==> flow/design.v <==
module alu (Output, CarryOut, zero, overflow, negative, BussA, BussB, ALUControl);
	input [31:0] BussA, BussB;
	input [1:0] ALUControl;
	output zero, overflow, negative, CarryOut;
	wire neg;
	output [31:0] Output;
	reg [31:0] Output;
	wire [31:0] CARRYOUT;
	wire[31:0] AddSubOut, XOROut;
	wire SLTOut;
	wire subtract;
	or (subtract, ALUControl[0], ALUControl[1]);
	assign CarryOut = CARRYOUT[31];
	wire muxOut;
	mux2to1 t1 (.in0(BussB[0]),.in1(~BussB[0]),.s(subtract),.out(muxOut));
	adder  f1 (.a(BussA[0]),.b(muxOut),.cin(subtract),.cout(CARRYOUT[0]),.s(AddSubOut[0]));
	genvar i;
	generate 
	for(i = 1; i < 32; i++) begin : eachAdder
			wire mOut;
			mux2to1 tm (.in0(BussB[i]),.in1(~BussB[i]),.s(subtract),.out(mOut));
			adder  fA (.a(BussA[i]),.b(mOut),.cin(CARRYOUT[i-1]),.cout(CARRYOUT[i]),.s(AddSubOut[i]));
		end
	endgenerate
	xor(overflow, CARRYOUT[31], CARRYOUT[30]);
	assign neg = AddSubOut[31];
	genvar j;
	generate
	for (j = 0; j < 32; j++) begin: eachXOR
			xor(XOROut[j], BussA[j], BussB[j]);
		end
	endgenerate
	xor (SLTOut, overflow, neg); 
	wire [3:0][31:0] outputArray;  
	assign outputArray[0] = AddSubOut;
	assign outputArray[1] = XOROut;
	assign outputArray[2] = AddSubOut;
	assign outputArray[3] = {{31{1'b0}}, SLTOut};
	mux32_4to32 m1(.in(outputArray),.s(ALUControl),.out(Output));
	assign negative = Output[31];
	genvar k;
   wire [30:0] rOut;
	or(rOut[0],Output[1],Output[0]);
	generate 
	for (k = 2; k < 32; k++) begin: eachor	
			or o1(rOut[k-1],rOut[k-2],Output[k]);
		end
	endgenerate
	not n1(zero,rOut[30]);
endmodule 
module adder(a,b,cin,cout,s);
	input a,b,cin;
	output cout,s;
	wire s1,c1,c2,c3;
	xor(s1,a,b);
	xor(s,cin,s1);
	and(c1,a,b);
	and(c2,b,cin);
	and(c3,a,cin);
	or(cout,c1,c2,c3);
endmodule 
module adder32 (Op1,Op2,Sum);
	input [29:0] Op1;
	input [29:0] Op2;
	output[29:0] Sum;	
	reg [29:0] CARRYOUT;
	adder  f1 (.a(Op1[0]),.b(Op2[0]),.cin(1'b0),.cout(CARRYOUT[0]),.s(Sum[0]));
	genvar i;
	generate 
	for(i = 1; i < 30; i++) begin : eachAdder
			wire mOut;
			adder  fA (.a(Op1[i]),.b(Op2[i]),.cin(CARRYOUT[i-1]),.cout(CARRYOUT[i]),.s(Sum[i]));
		end
	endgenerate
endmodule 
module mux2to1 (in0,in1, s,out);
	input  in0,in1;	
	input s;
	output out;
	wire [1:0] inOut;
	wire sNot;
	not (sNot, s);
	and a1 (inOut[0], in0, sNot);
	and a2 (inOut[1], in1, s);
	or o1 (out, inOut[0], inOut[1]);
endmodule
module f2oMux (in,s,out);
	input [3:0]in;
	input [1:0] s;    
	output out;
  wire aOut1, aOut2,aOut3,aOut4;
	and a1(aOut1,s[1],s[0],in[3]);
	and a2(aOut2,s[1],~s[0],in[2]);
	and a3(aOut3,~s[1],s[0],in[1]);
	and a4(aOut4,~s[1],~s[0],in[0]);
	or o1(out,aOut1,aOut2,aOut3,aOut4);
endmodule 
module s2oMux(in,s,out);
	input [15:0]in;
	input [3:0] s;
	reg [3:0] Output;	  
	output out;
	f2oMux m0 (in[3:0], s[1:0],Output[0]);
	f2oMux m1 (in[7:4], s[1:0],Output[1]);
	f2oMux m2 (in[11:8], s[1:0],Output[2]);
	f2oMux m3 (in[15:12], s[1:0],Output[3]);
	f2oMux m4 (Output, s[3:2],out);
endmodule 
module mux30_2to1(Input0, Input1, s,Out);
	input [29:0] Input0;
	input [29:0] Input1;
	input s;
	output [29:0] Out;
	genvar i;
	generate 
		for (i = 0; i<30; i++) begin: eachMux
			mux2to1 m2(.in0(Input0[i]),.in1(Input1[i]),.s(s),.out(Out[i]));
		end
	endgenerate 
endmodule
module mux32_2to1(Input0, Input1, s,Out);
	input [31:0] Input0;
	input [31:0] Input1;
	input s;
	output [31:0] Out;
	genvar i;
	generate 
		for (i = 0; i<32; i++) begin: eachMux
			mux2to1 m2(.in0(Input0[i]),.in1(Input1[i]),.s(s),.out(Out[i]));
		end
	endgenerate 
endmodule
module t2oMux (in,s,out);
	input [31:0] in;
	input [4:0] s;
	reg [1:0] Output;
	output out;
	s2oMux s0(in[15:0],s[3:0],Output[0]);
	s2oMux s1(in[31:16],s[3:0],Output[1]);
	reg aOut1,aOut2;
	and(aOut1,Output[1],s[4]);
	and(aOut2,Output[0],~s[4]);
	or o1(out,aOut1,aOut2);
endmodule 
module mux32_4to32(in,s,out);
	input reg[3:0][31:0]in;
	output [31:0]out;
	input [1:0] s;  
	wire  [31:0][3:0] tempArr;  
	genvar row, colm;
	generate
		for(row = 0; row < 4; row++) begin : eachR
			for(colm = 0; colm < 32; colm++) begin : eachS
				buf R(tempArr[colm][row], in[row][colm]);
			end
		end
	endgenerate
	genvar i;
	generate
		for(i = 0; i < 32; i++) begin : eachM
			f2oMux t0 (tempArr[i],s,out[i]);
		end
	endgenerate
endmodule 
module t2t2tot2Mux(arr,s,out);
	input reg[31:0][31:0]arr;
	output [31:0]out;
	input [4:0] s;  
	wire  [31:0][31:0] tempArr;  
	genvar row, colm;
	generate
		for(row = 0; row < 32; row++) begin : eachR
			for(colm = 0; colm < 32; colm++) begin : eachS
				buf R(tempArr[colm][row], arr[row][colm]);
			end
		end
	endgenerate
	genvar i;
	generate
		for(i = 0; i < 32; i++) begin : eachM
			t2oMux t0 (tempArr[i],s,out[i]);
		end
	endgenerate
endmodule 
module PipelineRegister (in, out, clk, reset);
	output reg [31:0] out;
	input [31:0] in;
	input reset, clk;
	always @(posedge clk)
	if (reset)
		out <= 32'b0;
	else
		out <= in;
endmodule
module PipelineImm (in, out, clk, reset);
	output reg [15:0] out;
	input [15:0] in;
	input reset, clk;
	always @(posedge clk)
	if (reset)
		out <= 16'b0;
	else
		out <= in;
endmodule
module PipelineExecute (in, out, clk, reset);
	output reg [9:0] out;
	input [9:0] in;
	input reset, clk;
	always @(posedge clk)
	if (reset)
		out <= 10'b0;
	else
		out <= in;
endmodule
module PipelineMemory (in, out, clk, reset);
	output reg [7:0] out;
	input [7:0] in;
	input reset, clk;
	always @(posedge clk)
	if (reset)
		out <= 8'b0;
	else
		out <= in;
endmodule
module PipelineWrite (in, out, clk, reset);
	output reg [5:0] out;
	input [5:0] in;
	input reset, clk;
	always @(posedge clk)
	if (reset)
		out <= 6'b0;
	else
		out <= in;
endmodule
module PipelineRegControls (in, out, clk, reset);
	output reg [19:0] out;
	input [19:0] in;
	input reset, clk;
	always @(posedge clk)
	if (reset)
		out <= 20'b0;
	else
		out <= in;
endmodule
module PipelineControls (in, out, clk, reset);
	output reg [10:0] out;
	input [10:0] in;
	input reset, clk;
	always @(posedge clk)
	if (reset)
		out <= 11'b0;
	else
		out <= in;
endmodule
module regfile (ReadData1, ReadData2, WriteData, ReadRegister1, ReadRegister2, WriteRegister, RegWrite, clk);
	input [4:0] ReadRegister1, ReadRegister2, WriteRegister;
	input RegWrite, clk;
	input [31:0] WriteData;
	output [31:0] ReadData1, ReadData2;	
	wire reset = 0;
	wire [31:0] SelectRegister;
	wire [31:0][31:0] routReg;
	wire [31:0] rawData1, rawData2;
	decoder5to32 d1(.in(WriteRegister), .out(SelectRegister), .enable(RegWrite));
	assign routReg[0] = 32'b0;
	genvar i;
	generate 
		for (i = 1;i <32;i++) begin: eachReg32
			reg32 register(.in(WriteData),.out(routReg[i]),.decoderOut(SelectRegister[i]),.reset(reset), .clk(clk));
		end
	endgenerate
   t2t2tot2Mux mux1(.arr(routReg),.s(ReadRegister1),.out(rawData1));
	t2t2tot2Mux mux2(.arr(routReg),.s(ReadRegister2),.out(rawData2));
	assign ReadData1 = (RegWrite && WriteRegister == ReadRegister1 && ReadRegister1 != 5'b00000) ? WriteData : rawData1;
	assign ReadData2 = (RegWrite && WriteRegister == ReadRegister2 && ReadRegister2 != 5'b00000) ? WriteData : rawData2;
endmodule
module reg32 (in, out, decoderOut,reset, clk);
	input reset,clk;
	input decoderOut;   
	input [31:0] in;  
	output reg [31:0] out;
	reg [31:0] d;
	genvar i;
	generate 
		for (i = 0;i <32;i++) begin: eachDff
			mux2to1 m1 (.in0(out[i]), .in1(in[i]),.s(decoderOut),.out(d[i]));
			D_FF dFF(.q(out[i]), .d(d[i]),.reset(reset), .clk(clk));
		end
	endgenerate
endmodule
 module D_FF (q, d, reset, clk);
	output reg q;
	input d, reset, clk;
	always @(posedge clk)
	if (reset)
		q <= 0;  
	else
		q <= d;  
endmodule
module decoder2to4 (in, out, enable);
	input [1:0] in;
	input enable;
	output [3:0]out;
	wire [1:0] notOut;
	not n1(notOut[1], in[1]);
	not n2(notOut[0], in[0]);
	and a0(out[0], enable, notOut[0], notOut[1]);
	and a1(out[1], enable, in[0], notOut[1]);
	and a2(out[2], enable, notOut[0], in[1]);
	and a3(out[3], enable, in[0], in[1]);
endmodule
module decoder3to8 (in,out,enable);
	input [2:0] in;
	input enable;
	output [7:0]out;
	wire [2:0] notOut;
	not n1(notOut[2], in[2]);
	not n2(notOut[1], in[1]);
	not n3(notOut[0], in[0]);
	and a0(out[0], enable, notOut[0], notOut[1], notOut[2]);
	and a1(out[1], enable, in[0], notOut[1],notOut[2]);
	and a2(out[2], enable, notOut[0], in[1],notOut[2]);
	and a3(out[3], enable, in[0], in[1], notOut[2]);
	and a4(out[4], enable, notOut[0],notOut[1],in[2]);
	and a5(out[5], enable, in[0],notOut[1],in[2]);
	and a6(out[6], enable, notOut[0], in[1], in[2]);
	and a7(out[7], enable, in[0], in[1], in[2]);
endmodule
module decoder5to32 (in, out, enable);
	input [4:0] in;
	input enable;
	output [31:0] out;
	wire [3:0] enableOut;
	decoder3to8 d1 (in[2:0], out[7:0], enableOut[0]);
	decoder3to8 d2 (in[2:0], out[15:8], enableOut[1]);
	decoder3to8 d3 (in[2:0], out[23:16], enableOut[2]);
	decoder3to8 d4 (in[2:0], out[31:24], enableOut[3]);
	decoder2to4 d5 (in[4:3], enableOut, enable);
endmodule
module Control (Instr, RegDst, WriteRegister, ALUSrc, MemToReg, RegWr, MemWr, Branch, 
						Jump, JR, ALUCntrl, ZeroExt, Rs, Rt, Rd, xRs, xRt, Imm16, TargetInstr);
	input [31:0] Instr;
	reg [5:0] Funct;
	reg [5:0] Opcode;
	output reg RegDst, ALUSrc, MemToReg, RegWr, MemWr, Branch, JR, ZeroExt, xRs, xRt;
	output reg Jump;
	output reg [1:0] ALUCntrl;
	output reg [4:0] Rs, Rt, Rd, WriteRegister;
	output reg [15:0] Imm16;
	output reg [25:0] TargetInstr;
	assign Rs = Instr[25:21];	
	assign Rt = Instr[20:16];
	assign Rd = Instr[15:11];
	assign Imm16 = Instr[15:0];
	assign TargetInstr = Instr[25:0];
	always @(*) begin
		Funct = Instr[5:0];
		Opcode = Instr[31:26];
		RegDst = 0;
		WriteRegister = 5'b00000;
		ALUSrc = 0;
		MemToReg = 0;
		RegWr = 0;
		MemWr = 0;
		Branch = 0;
		Jump = 0;
		ALUCntrl = 2'b00;
		JR = 0;
		ZeroExt = 0;
		xRs = 0;
		xRt = 0;
		if (Opcode == 6'b000000) begin
			case (Funct)
				6'b100000  : begin 
								 RegDst = 1;
								 WriteRegister = Rd; 
								 RegWr = 1; 
								 ALUCntrl = 2'b00;
							 end  
				6'b100010  : begin 
								 RegDst = 1; 
								 WriteRegister = Rd;
								 RegWr = 1;
								 ALUCntrl = 2'b10;
							 end  
				6'b001000  : begin
								 Jump = 1; 
								 JR = 1; 
								 xRt = 1; 
							 end  
				6'b101010  : begin 
								 RegDst = 1; 
								 WriteRegister = Rd;
								 RegWr = 1; 
								 ALUCntrl = 2'b11;
							 end  
				default;
			endcase
		end
		case (Opcode)
			6'b100011  : begin
							 WriteRegister = Rt;
							 ALUSrc = 1; 
							 MemToReg = 1; 
							 RegWr = 1; 
							 ALUCntrl = 2'b00;
							 xRt = 1; 
						 end  
			6'b101011  : begin 
							 ALUSrc = 1; 
							 MemWr = 1; 
							 ALUCntrl = 2'b00;
						 end  
			6'b000101  : begin 
							 Branch = 1; 
							 ALUCntrl = 2'b10;
						 end  
			6'b001110  : begin 
							 WriteRegister = Rt;
							 ALUSrc = 1; 
							 RegWr = 1; 
							 ALUCntrl = 2'b01;
							 ZeroExt = 1; 
							 xRt = 1;
						 end  
			6'b000010  : begin 
							 Jump = 1; 
							 JR = 0; 
							 xRs = 1;
							 xRt = 1; 
						 end  
			default;
		endcase
	end
endmodule
module Forward (Rs, Rt, xRs, xRt, PortA, PortB, DataA, DataB, ALUData, MemData, ForwardA, ForwardB);
	input xRs, xRt;
	input [4:0] Rs, Rt, PortA, PortB;
	input [31:0] DataA, DataB, ALUData, MemData;
	output reg [31:0] ForwardA, ForwardB;
	always @(*) begin
		if (Rs == 5'b00000)
			ForwardA = DataA;
		else if (Rs == PortA && !xRs)
			ForwardA = ALUData;
		else if (Rs == PortB && !xRs)
			ForwardA = MemData;
		else 
			ForwardA = DataA;
	end
	always @(*) begin
		if (Rt == 5'b00000)
			ForwardB = DataB;
		else if (Rt == PortA && !xRt)
			ForwardB = ALUData;
		else if (Rt == PortB && !xRt)
			ForwardB = MemData;
		else 
			ForwardB = DataB;
	end
endmodule
module AcceleratedBranch (DataA, DataB, Zero);
	input [31:0] DataA, DataB;
	output reg Zero;
	wire [31:0] Equivalency;
	wire [7:0] Equiv;
	wire [1:0] ZeroTest;
	assign Equivalency = DataA ^ DataB;
	always @(*) begin
		case(Equivalency)
			32'b0 : Zero = 1;
			default : Zero = 0;
		endcase
	end
endmodule
module CheckBranch (Opcode, AccBranch);
	input [5:0] Opcode;
	output AccBranch;
	wire [5:0] Branch;
	assign Branch = 6'b000101;
	wire [5:0] Cmp;
	genvar i;
	generate
		for (i = 0; i < 6; i++) begin : eachXor
			xor each_xor(Cmp[i], Opcode[i], Branch[i]);
		end
	endgenerate
	nor n(AccBranch, Cmp[0], Cmp[1], Cmp[2], Cmp[3], Cmp[4], Cmp[5]);
endmodule
module FetchUnit(Branch, Zero, Jump, JR, TargetInstr, Regrs, Imm16, Instr, Address, InstrIn, clk, reset);
	input Branch,Zero,JR, Jump, clk,reset;
	input [15:0] Imm16;
	input [25:0] TargetInstr;
	input [31:0] Regrs;
	output [31:0] Instr;	
	output [31:0] Address;
	input [31:0] InstrIn;
	wire [29:0] PC;
	wire [29:0] temp_PC;
	wire [29:0] Jumpaddress; 
	wire bez;
	and a1(bez, Branch, ~Zero);
	wire [29:0] immExtened; 
	wire [29:0] pcNew;
	assign Address[1:0] = 2'b0;
	mux30_2to1 mBez(.Input0({29'b0,1'b1}),.Input1({{14{Imm16[15]}},Imm16[15:0]}),
						 .s(bez),.Out(immExtened));
	adder32 ad1(.Op1(PC),.Op2(immExtened),.Sum(pcNew));
	mux30_2to1 mBJr(.Input0({PC[29:26], TargetInstr[25:0]}),
	                .Input1(Regrs[31:2]),.s(JR),.Out(Jumpaddress));
	mux30_2to1 mJump(.Input0(pcNew),.Input1(Jumpaddress),
						  .s(Jump),.Out(temp_PC));
   genvar i;
	generate
		for ( i = 0; i<30;i++) begin: eachDFF
			D_FF d(.q(PC[i]),.d(temp_PC[i]),.reset(reset),.clk(clk));
		end
	endgenerate
	assign Address [31:2] = PC[29:0]; 
	assign Instr = InstrIn;
endmodule 
module MIPS(clk, reset, imem_addr, imem_data, dmem_addr, dmem_wdata, dmem_we, dmem_rdata);
	input clk, reset;
	output [31:0] imem_addr;
	input [31:0] imem_data;
	output [31:0] dmem_addr, dmem_wdata;
	output dmem_we;
	input [31:0] dmem_rdata;
	wire [31:0] Instr;
	wire RegDst, ALUSrc, MemToReg, RegWr, MemWr, Branch, Jump, JR, ZeroExt, xRt, xRs, AccZero, AccBranch;
	wire [1:0] ALUCntrl;
	wire [4:0] Rs, Rt, Rd, WriteRegister;
	wire [31:0] WriteData;
	wire [31:0] ReadData1, ReadData2;
	wire [31:0] BussB;
	wire zero, overflow, CarryOut, negative;
	wire [15:0] Imm16;
	wire [31:0] Extended;
	wire [25:0] TargetInstr;
	wire [31:0] ForwardA, ForwardB;
	wire [31:0] p_Instr;
	wire [15:0] p_Imm16;
	wire p_AccBranch;
	wire ex_MemToReg, ex_RegWr, ex_MemWr;
	wire [1:0] ex_ALUCntrl;
	wire [4:0] ex_WriteRegister;
	wire [15:0] ex_Imm16;
	wire [31:0] ex_ReadData1, ex_ReadData2, ex_BussB;
	wire [31:0] ex_ALUOut;	
	wire mem_MemToReg, mem_RegWr, mem_MemWr;
	wire [4:0] mem_WriteRegister;
	wire [31:0] mem_ReadData2;
	wire [31:0] mem_ALUOut, mem_MemOut;
	wire wr_RegWr;
	wire [4:0] wr_WriteRegister;
	wire [31:0] wr_WriteData;
	FetchUnit Fetch1(.Branch(p_AccBranch), .Zero(AccZero), .Jump(Jump), .JR(JR), .TargetInstr(TargetInstr), 
						  .Regrs(ForwardA), .Imm16(p_Imm16), .Instr, .Address(imem_addr), .InstrIn(imem_data), .clk, .reset);
	CheckBranch CheckAccBranch(.Opcode(Instr[31:26]), .AccBranch);
   PipelineRegister InstrReg (.in(Instr), .out(p_Instr), .clk, .reset);
   PipelineImm Imm16Reg (.in(Instr[15:0]), .out(p_Imm16), .clk, .reset);
	D_FF BranchReg (.q(p_AccBranch), .d(AccBranch),.reset, .clk);
	regfile reg1(.ReadData1, .ReadData2, .WriteData(wr_WriteData), 
			  .ReadRegister1(Rs), .ReadRegister2(Rt), .WriteRegister(wr_WriteRegister),
			  .RegWrite(wr_RegWr), .clk(clk));
	Control cntrl (.Instr(p_Instr), .RegDst, .WriteRegister, .ALUSrc, .MemToReg, .RegWr, .MemWr, .Branch, 
						.Jump, .JR, .ALUCntrl, .ZeroExt, .Rs, .Rt, .Rd, .xRs, .xRt, .Imm16, .TargetInstr);
	Extend Ext1(.Imm16, .Extended, .Ext(ZeroExt));
	mux32_2to1 alusrc(.Input0(ForwardB),.Input1(Extended),.s(ALUSrc),.Out(BussB));
	Forward forCntrl (.Rs, .Rt, .xRs, .xRt, .PortA(ex_WriteRegister), .PortB(mem_WriteRegister), .DataA(ReadData1), 
							.DataB(ReadData2), .ALUData(ex_ALUOut), .MemData(WriteData), .ForwardA, .ForwardB);
	AcceleratedBranch BranchZero (.DataA(ForwardA), .DataB(ForwardB), .Zero(AccZero));
	PipelineRegister ReadReg1 (.in(ForwardA), .out(ex_ReadData1), .clk, .reset);
	PipelineRegister ReadReg2 (.in(ForwardB), .out(ex_ReadData2), .clk, .reset);
	PipelineRegister ALUBBussB (.in(BussB), .out(ex_BussB), .clk, .reset);
	PipelineExecute PipeExe (.in({MemToReg, RegWr, MemWr, ALUCntrl, WriteRegister}),
										 .out({ex_MemToReg, ex_RegWr, ex_MemWr, ex_ALUCntrl,
												ex_WriteRegister}), .clk, .reset);
	alu alu1(.Output(ex_ALUOut), .CarryOut, .zero, .overflow,
		 .negative, .BussA(ex_ReadData1), .BussB(ex_BussB), .ALUControl(ex_ALUCntrl));
	PipelineRegister ExeALUOut (.in(ex_ALUOut), .out(mem_ALUOut), .clk, .reset);
	PipelineRegister ExeDataB (.in(ex_ReadData2), .out(mem_ReadData2), .clk, .reset);
	PipelineMemory PipeMem (.in({ex_MemToReg, ex_RegWr, ex_MemWr, ex_WriteRegister}),
									.out({mem_MemToReg, mem_RegWr, mem_MemWr, mem_WriteRegister}), .clk, .reset);
   assign dmem_addr = mem_ALUOut;
   assign dmem_wdata = mem_ReadData2;
   assign dmem_we = mem_MemWr;
   assign mem_MemOut = dmem_rdata;
	mux32_2to1 mem2reg(.Input0(mem_ALUOut),.Input1(mem_MemOut), .s(mem_MemToReg),.Out(WriteData));
	PipelineRegister WriteReg (.in(WriteData), .out(wr_WriteData), .clk, .reset);
	PipelineWrite PipeWr (.in({mem_RegWr, mem_WriteRegister}), 
								 .out({wr_RegWr, wr_WriteRegister}), .clk, .reset);
endmodule
module Extend (Imm16, Extended, Ext);
	input [15:0] Imm16;
	input Ext;
	output reg [31:0] Extended;
	reg [31:0] SE, ZE;
	assign SE[31:0] = {{16{Imm16[15]}},Imm16[15:0]};
	assign ZE[31:0] = {16'b0,Imm16[15:0]};
	always @(*) begin
		case (Ext)
			0 : Extended = SE;
		   1 : Extended = ZE;
			default;
		endcase
	end
endmodule
======== Step by step through the tools: MIPS ========
What the tools print for MIPS, step after step.
Lines are those of the file above, counted from 1.
Library cell names are shortened.
A cell with -- has no value.
inputs
  top ..................................... MIPS
  clock input ............................. clk
  standard-cell library ................... sky130hd
  library corner .......................... tt_025C_1v80

======== Word level ========
Source: Yosys, flattened and elaborated, memories not mapped. Widths are those after wreduce; folded enables and synchronous resets count as part of the registers. Registers that Yosys merges into a memory's read port (data or address) are not register bits. Print and check cells do not count. Equal cells are merged and count once.
word-level totals
  register bits ........................... 1287
  output and inout bits ................... 97
operators by class
  eq/ne operators ......................... 15
  multiplexer cells ....................... 29
  bitwise operators ....................... 8805
  reductions and logical operators ........ 21
operator list
  cell                                          count
  AND 1 bit                                     5296
  bitwise OR 1 bit                              3260
  two-way mux 32 bit                            8
  XOR 1 bit                                     157
  NOT 1 bit                                     91
  case mux 32 bit (select 2 bit)                1
  XOR 32 bit                                    1
  logical NOT 32 bit                            1
  equality test 5 bit                           6
  equality test 6 bit with constant B           5
  two-way mux 5 bit                             3
  two-way mux 1 bit                             14
  equality test 6 x 4 -> 1 bit with constant B  2
  logical NOT 5 bit                             2
  nonzero test 5 bit                            2
  OR reduction 3 bit                            3
  logical AND 1 bit                             8
  equality test 6 x 2 -> 1 bit with constant B  1
  equality test 6 x 3 -> 1 bit with constant B  1
  logical NOT 6 bit                             1
  case mux 2 bit (select 3 bit)                 1
  OR reduction 2 bit                            2
  case mux 2 bit (select 2 bit)                 1
  logical NOT 1 bit                             2
  two-way mux 2 bit                             1

======== Longest topological paths ========
Longest topological path by Yosys (ltp), each cell counted once; first at word level (registers and memories cut), then after technology mapping (sequential cells cut; the memories' decode and read muxes count).
logic depth
  depth after elaboration ................. 203
  ABC_AREA ................................ 0
  gate-level depth with buffers ........... 85
  mapped depth without buffers ............ 81

======== After synthesis ========
Source: synth_stat.txt of the flow (Yosys; design flattened, memories mapped). It holds for the ABC_AREA given above (unset counts as 0); a run with the other value may have another netlist.
cells by type
  type      count
  edfxtp_1  992
  mux4_2    371
  dfxtp_1   279
  mux2i_1   255
  fa_1      58
  nor2_1    307
  mux2_2    81
  buf_4     121
  nor2b_1   120
  a221oi_1  77
  nand2_1   176
  a22oi_1   82
  xnor2_1   70
  a21oi_1   113
  o22ai_1   81
  xor2_1    53
  clkbuf_1  123
  o21ai_0   73
Other cell types: 71; their cells: 581.
mapped netlist
  cell count .............................. 4013
  cell area after synthesis ............... 60055.1 µm²
  area of sequential cells ................ 35373.9 µm²
  mapped flip-flops ....................... 1271
The figures by module come from a second, unflattened synthesis with its own total; it is not the netlist above.
unflattened totals
  cell total of the unflattened synthesis .. 5192
  area total of the unflattened synthesis .. 82247.6 µm²
Rows give one instance, submodules left out.
by module
  module             instances  cells  area (µm²)
  D_FF               1023       2      33.8
  mux2to1            1178       1      15.0
  f2oMux             672        1      22.5
  PipelineRegister   7          67     863.3
  Forward            1          194    1806.7
  adder              62         1      20.0
  regfile            1          91     1143.6
  t2oMux             64         1      15.0
  Control            1          104    749.5
  alu                1          80     508.0
  PipelineImm        1          33     464.2
  decoder3to8        4          8      96.3
  AcceleratedBranch  1          43     346.6
  FetchUnit          1          37     276.5
Further modules, not shown: 15.

======== Timing after synthesis ========
Path of least setup slack by OpenSTA after synthesis, without wires, with an ideal clock, recovery checks aside; 20% of the period is set as input and as output delay. Where synthesis merged equal registers, the netlist keeps one of their names.
path after synthesis
  path type ............................... register to register
  start ................................... register PipeExe.out[5]
  end ..................................... register (no name shown)
  clock period ............................ 24.0 ns
  library setup time ...................... 0.133 ns
  time at the first pin ................... 0.000 ns
  arrival time ............................ 25.616 ns
  data required time ...................... 23.867 ns
  path slack .............................. -1.749 ns
  delay of the path ....................... 25.749 ns
  driving pins on the path ................ 82
  buffers on the path ..................... 4
  synthesis period reached ................ 25.749 ns
"delay of the path" is the arrival time less input delay plus setup time.
"driving pins on the path": output pins that drive a net of the path, with the launching flip-flop's if there is one; two outputs of one cell count as two.
"synthesis period reached" is the clock period less the worst setup slack; recovery checks do not enter. This is arithmetic on one report: input and output delays are still those of the set period (20% each).
between the ends, after synthesis
  path through ............................ dfxtp_1 clkbuf_1 clkbuf_1 clkbuf_1 nor2_1 buf_1 xor2_1 fa_1 fa_1 inv_1 fa_1 fa_1 fa_1 fa_1 fa_1 fa_1 fa_1 fa_1 [... 46 more ...] inv_1 fa_1 fa_1 fa_1 fa_1 fa_1 fa_1 fa_1 fa_1 fa_1 fa_1 fa_1 fa_1 fa_1 fa_1 xnor2_1 a2111oi_0 nor3b_1
ends and longest elaborated chain, after synthesis
  item           RTL line  RTL
  from (decl)    206       output reg [9:0] out;
  from (assign)  211       out <= 10'b0;
  from (assign)  213       out <= in;
Chain of elaborated cells between the ends: none given.

======== Timing after layout ========
From the final timing report of run 1: the path of least setup slack in the routed layout; clock arrival at registers is part of the times.
path after layout
  path type ............................... register to register
  start ................................... register PipeExe.out[5]
  end ..................................... register (no name shown)
  clock period ............................ 41.6 ns
  library setup time ...................... 0.12 ns
  time at the first pin ................... 0.79 ns
  arrival time ............................ 31.88 ns
  data required time ...................... 42.28 ns
  path slack .............................. 10.40 ns
  driving pins on the path ................ 82
  buffers on the path ..................... 5
between the ends, after layout
  path through ............................ dfxtp_1 clkbuf_1 clkbuf_1 clkbuf_1 nor2_1 buf_1 buf_6 xor2_1 fa_1 fa_1 inv_1 fa_1 fa_1 fa_1 fa_1 fa_1 fa_1 fa_1 [... 46 more ...] inv_1 fa_1 fa_1 fa_1 fa_1 fa_1 fa_1 fa_1 fa_1 fa_1 fa_1 fa_1 fa_1 fa_1 fa_1 xnor2_1 a2111oi_0 nor3b_1
ends and longest elaborated chain, after layout
  item           RTL line  RTL
  from (decl)    206       output reg [9:0] out;
  from (assign)  211       out <= 10'b0;
  from (assign)  213       out <= in;
Chain of elaborated cells between the ends: none given.

--- measured runs ---
4 stored runs of MIPS in the flow (synthesis by Yosys, layout by OpenROAD, sky130hd cells), in arbitrary order. Constraints: input delay and output delay 20% of the set period each, output load 0.01 pF.
"achieved clock period (ns)" = clock period - worst setup slack. The figure is calculated, with input and output delays left at 20% of the set period.
"worst setup path time (ns)" means the part of the period allowed to the worst setup path (the constraints hold back 20% at inputs and 20% at outputs) less its slack; where the path has registers, the arrival times of their clocks count too.
"finish__power__total" is the tool's figure for a default switching activity; nothing was simulated.

Flow files of run 1
==> flow/run.sh <==
#!/bin/bash
# the make line also repeats the synthesis and layout settings of config.mk as NAME=value (left out here)
make -C /OpenROAD-flow-scripts/flow DESIGN_CONFIG=/design/flow/config.mk WORK_HOME=/design/flow/orfs CLKGATE_MAP_FILE= finish
==> flow/config.mk <==
export PLATFORM = sky130hd
export DESIGN_NAME = MIPS
export DESIGN_NICKNAME = MIPS
export VERILOG_FILES = /design/flow/design.v
export SDC_FILE = /design/flow/constraint.sdc
export NUM_CORES = 4
export LEC_CHECK = 0
export ABC_AREA = 0
export CAP_MARGIN = 35
export CELL_PAD_IN_SITES_DETAIL_PLACEMENT = 1
export CELL_PAD_IN_SITES_GLOBAL_PLACEMENT = 2
export CORE_ASPECT_RATIO = 0.74
export CORE_MARGIN = 5
export CORE_UTILIZATION = 40
export CTS_CLUSTER_SIZE = 79
export GPL_ROUTABILITY_DRIVEN = 0
export GPL_TIMING_DRIVEN = 0
export MAX_ROUTING_LAYER = met4
export MIN_ROUTING_LAYER = met1
export PLACE_DENSITY_LB_ADDON = 0.15
export SLEW_MARGIN = 15
==> flow/constraint.sdc <==
create_clock -name core_clock -period 41.6 [get_ports {clk}]
set_input_delay 8.3200 -clock core_clock [delete_from_list [all_inputs] [get_ports {clk}]]
set_output_delay 8.3200 -clock core_clock [all_outputs]
set_load 0.01 [all_outputs]

report of run 1
yosys chip area after synthesis (um^2): 60055.1
finish__design__die__area: 158075.0
finish__design__instance__area__stdcell: 72513.3
finish__design__instance__utilization: 0.4852
finish__timing__setup__ws: 10.400
finish__timing__setup__tns: 0.000
finish__timing__hold__ws: 0.436
finish__power__total: 3.306e-03
achieved clock period (ns): 31.200
worst setup path time (ns): 31.20
worst setup path kind: register to register

Flow files of run 2
==> flow/run.sh <==
#!/bin/bash
# the make line also repeats the synthesis and layout settings of config.mk as NAME=value (left out here)
make -C /OpenROAD-flow-scripts/flow DESIGN_CONFIG=/design/flow/config.mk WORK_HOME=/design/flow/orfs CLKGATE_MAP_FILE= finish
==> flow/config.mk <==
export PLATFORM = sky130hd
export DESIGN_NAME = MIPS
export DESIGN_NICKNAME = MIPS
export VERILOG_FILES = /design/flow/design.v
export SDC_FILE = /design/flow/constraint.sdc
export NUM_CORES = 4
export LEC_CHECK = 0
export CAP_MARGIN = 10
export CELL_PAD_IN_SITES_DETAIL_PLACEMENT = 1
export CELL_PAD_IN_SITES_GLOBAL_PLACEMENT = 3
export CORE_MARGIN = 2
export CORE_UTILIZATION = 35
export CTS_CLUSTER_DIAMETER = 342
export MAX_ROUTING_LAYER = met4
export PLACE_DENSITY_LB_ADDON = 0.0
export SLEW_MARGIN = 0
export TNS_END_PERCENT = 35
==> flow/constraint.sdc <==
create_clock -name core_clock -period 23.2 [get_ports {clk}]
set_input_delay 4.6400 -clock core_clock [delete_from_list [all_inputs] [get_ports {clk}]]
set_output_delay 4.6400 -clock core_clock [all_outputs]
set_load 0.01 [all_outputs]

report of run 2
yosys chip area after synthesis (um^2): 60055.1
finish__design__die__area: 174916.0
finish__design__instance__area__stdcell: 70101.0
finish__design__instance__utilization: 0.4100
finish__timing__setup__ws: 0.012
finish__timing__setup__tns: 0.000
finish__timing__hold__ws: 0.437
finish__power__total: 5.895e-03
achieved clock period (ns): 23.188
worst setup path time (ns): 23.19
worst setup path kind: register to register

Flow files of run 3
==> flow/run.sh <==
#!/bin/bash
# the make line also repeats the synthesis and layout settings of config.mk as NAME=value (left out here)
make -C /OpenROAD-flow-scripts/flow DESIGN_CONFIG=/design/flow/config.mk WORK_HOME=/design/flow/orfs CLKGATE_MAP_FILE= finish
==> flow/config.mk <==
export PLATFORM = sky130hd
export DESIGN_NAME = MIPS
export DESIGN_NICKNAME = MIPS
export VERILOG_FILES = /design/flow/design.v
export SDC_FILE = /design/flow/constraint.sdc
export NUM_CORES = 4
export LEC_CHECK = 0
export CAP_MARGIN = 20
export CELL_PAD_IN_SITES_GLOBAL_PLACEMENT = 2
export CORE_MARGIN = 2
export CORE_UTILIZATION = 32
export MIN_ROUTING_LAYER = met2
export SLEW_MARGIN = 20
==> flow/constraint.sdc <==
create_clock -name core_clock -period 24.0 [get_ports {clk}]
set_input_delay 4.8000 -clock core_clock [delete_from_list [all_inputs] [get_ports {clk}]]
set_output_delay 4.8000 -clock core_clock [all_outputs]
set_load 0.01 [all_outputs]

report of run 3
yosys chip area after synthesis (um^2): 60055.1
finish__design__die__area: 191153.0
finish__design__instance__area__stdcell: 70236.1
finish__design__instance__utilization: 0.3752
finish__timing__setup__ws: 0.438
finish__timing__setup__tns: 0.000
finish__timing__hold__ws: 0.436
finish__power__total: 5.701e-03
achieved clock period (ns): 23.562
worst setup path time (ns): 23.56
worst setup path kind: register to register

Flow files of run 4
==> flow/run.sh <==
#!/bin/bash
# the make line also repeats the synthesis and layout settings of config.mk as NAME=value (left out here)
make -C /OpenROAD-flow-scripts/flow DESIGN_CONFIG=/design/flow/config.mk WORK_HOME=/design/flow/orfs CLKGATE_MAP_FILE= finish
==> flow/config.mk <==
export PLATFORM = sky130hd
export DESIGN_NAME = MIPS
export DESIGN_NICKNAME = MIPS
export VERILOG_FILES = /design/flow/design.v
export SDC_FILE = /design/flow/constraint.sdc
export NUM_CORES = 4
export LEC_CHECK = 0
export CAP_MARGIN = 35
export CELL_PAD_IN_SITES_GLOBAL_PLACEMENT = 2
export CORE_MARGIN = 2
export CORE_UTILIZATION = 40
export CTS_CLUSTER_SIZE = 86
export GPL_ROUTABILITY_DRIVEN = 1
export MAX_ROUTING_LAYER = met4
export PLACE_DENSITY = 0.37
export SLEW_MARGIN = 15
==> flow/constraint.sdc <==
create_clock -name core_clock -period 24.0 [get_ports {clk}]
set_input_delay 4.8000 -clock core_clock [delete_from_list [all_inputs] [get_ports {clk}]]
set_output_delay 4.8000 -clock core_clock [all_outputs]
set_load 0.01 [all_outputs]

report of run 4
yosys chip area after synthesis (um^2): 60055.1
finish__design__die__area: 153253.0
finish__design__instance__area__stdcell: 69969.6
finish__design__instance__utilization: 0.4683
finish__timing__setup__ws: 0.675
finish__timing__setup__tns: 0.000
finish__timing__hold__ws: 0.436
finish__power__total: 5.548e-03
achieved clock period (ns): 23.325
worst setup path time (ns): 23.32
worst setup path kind: register to register
--- end ---
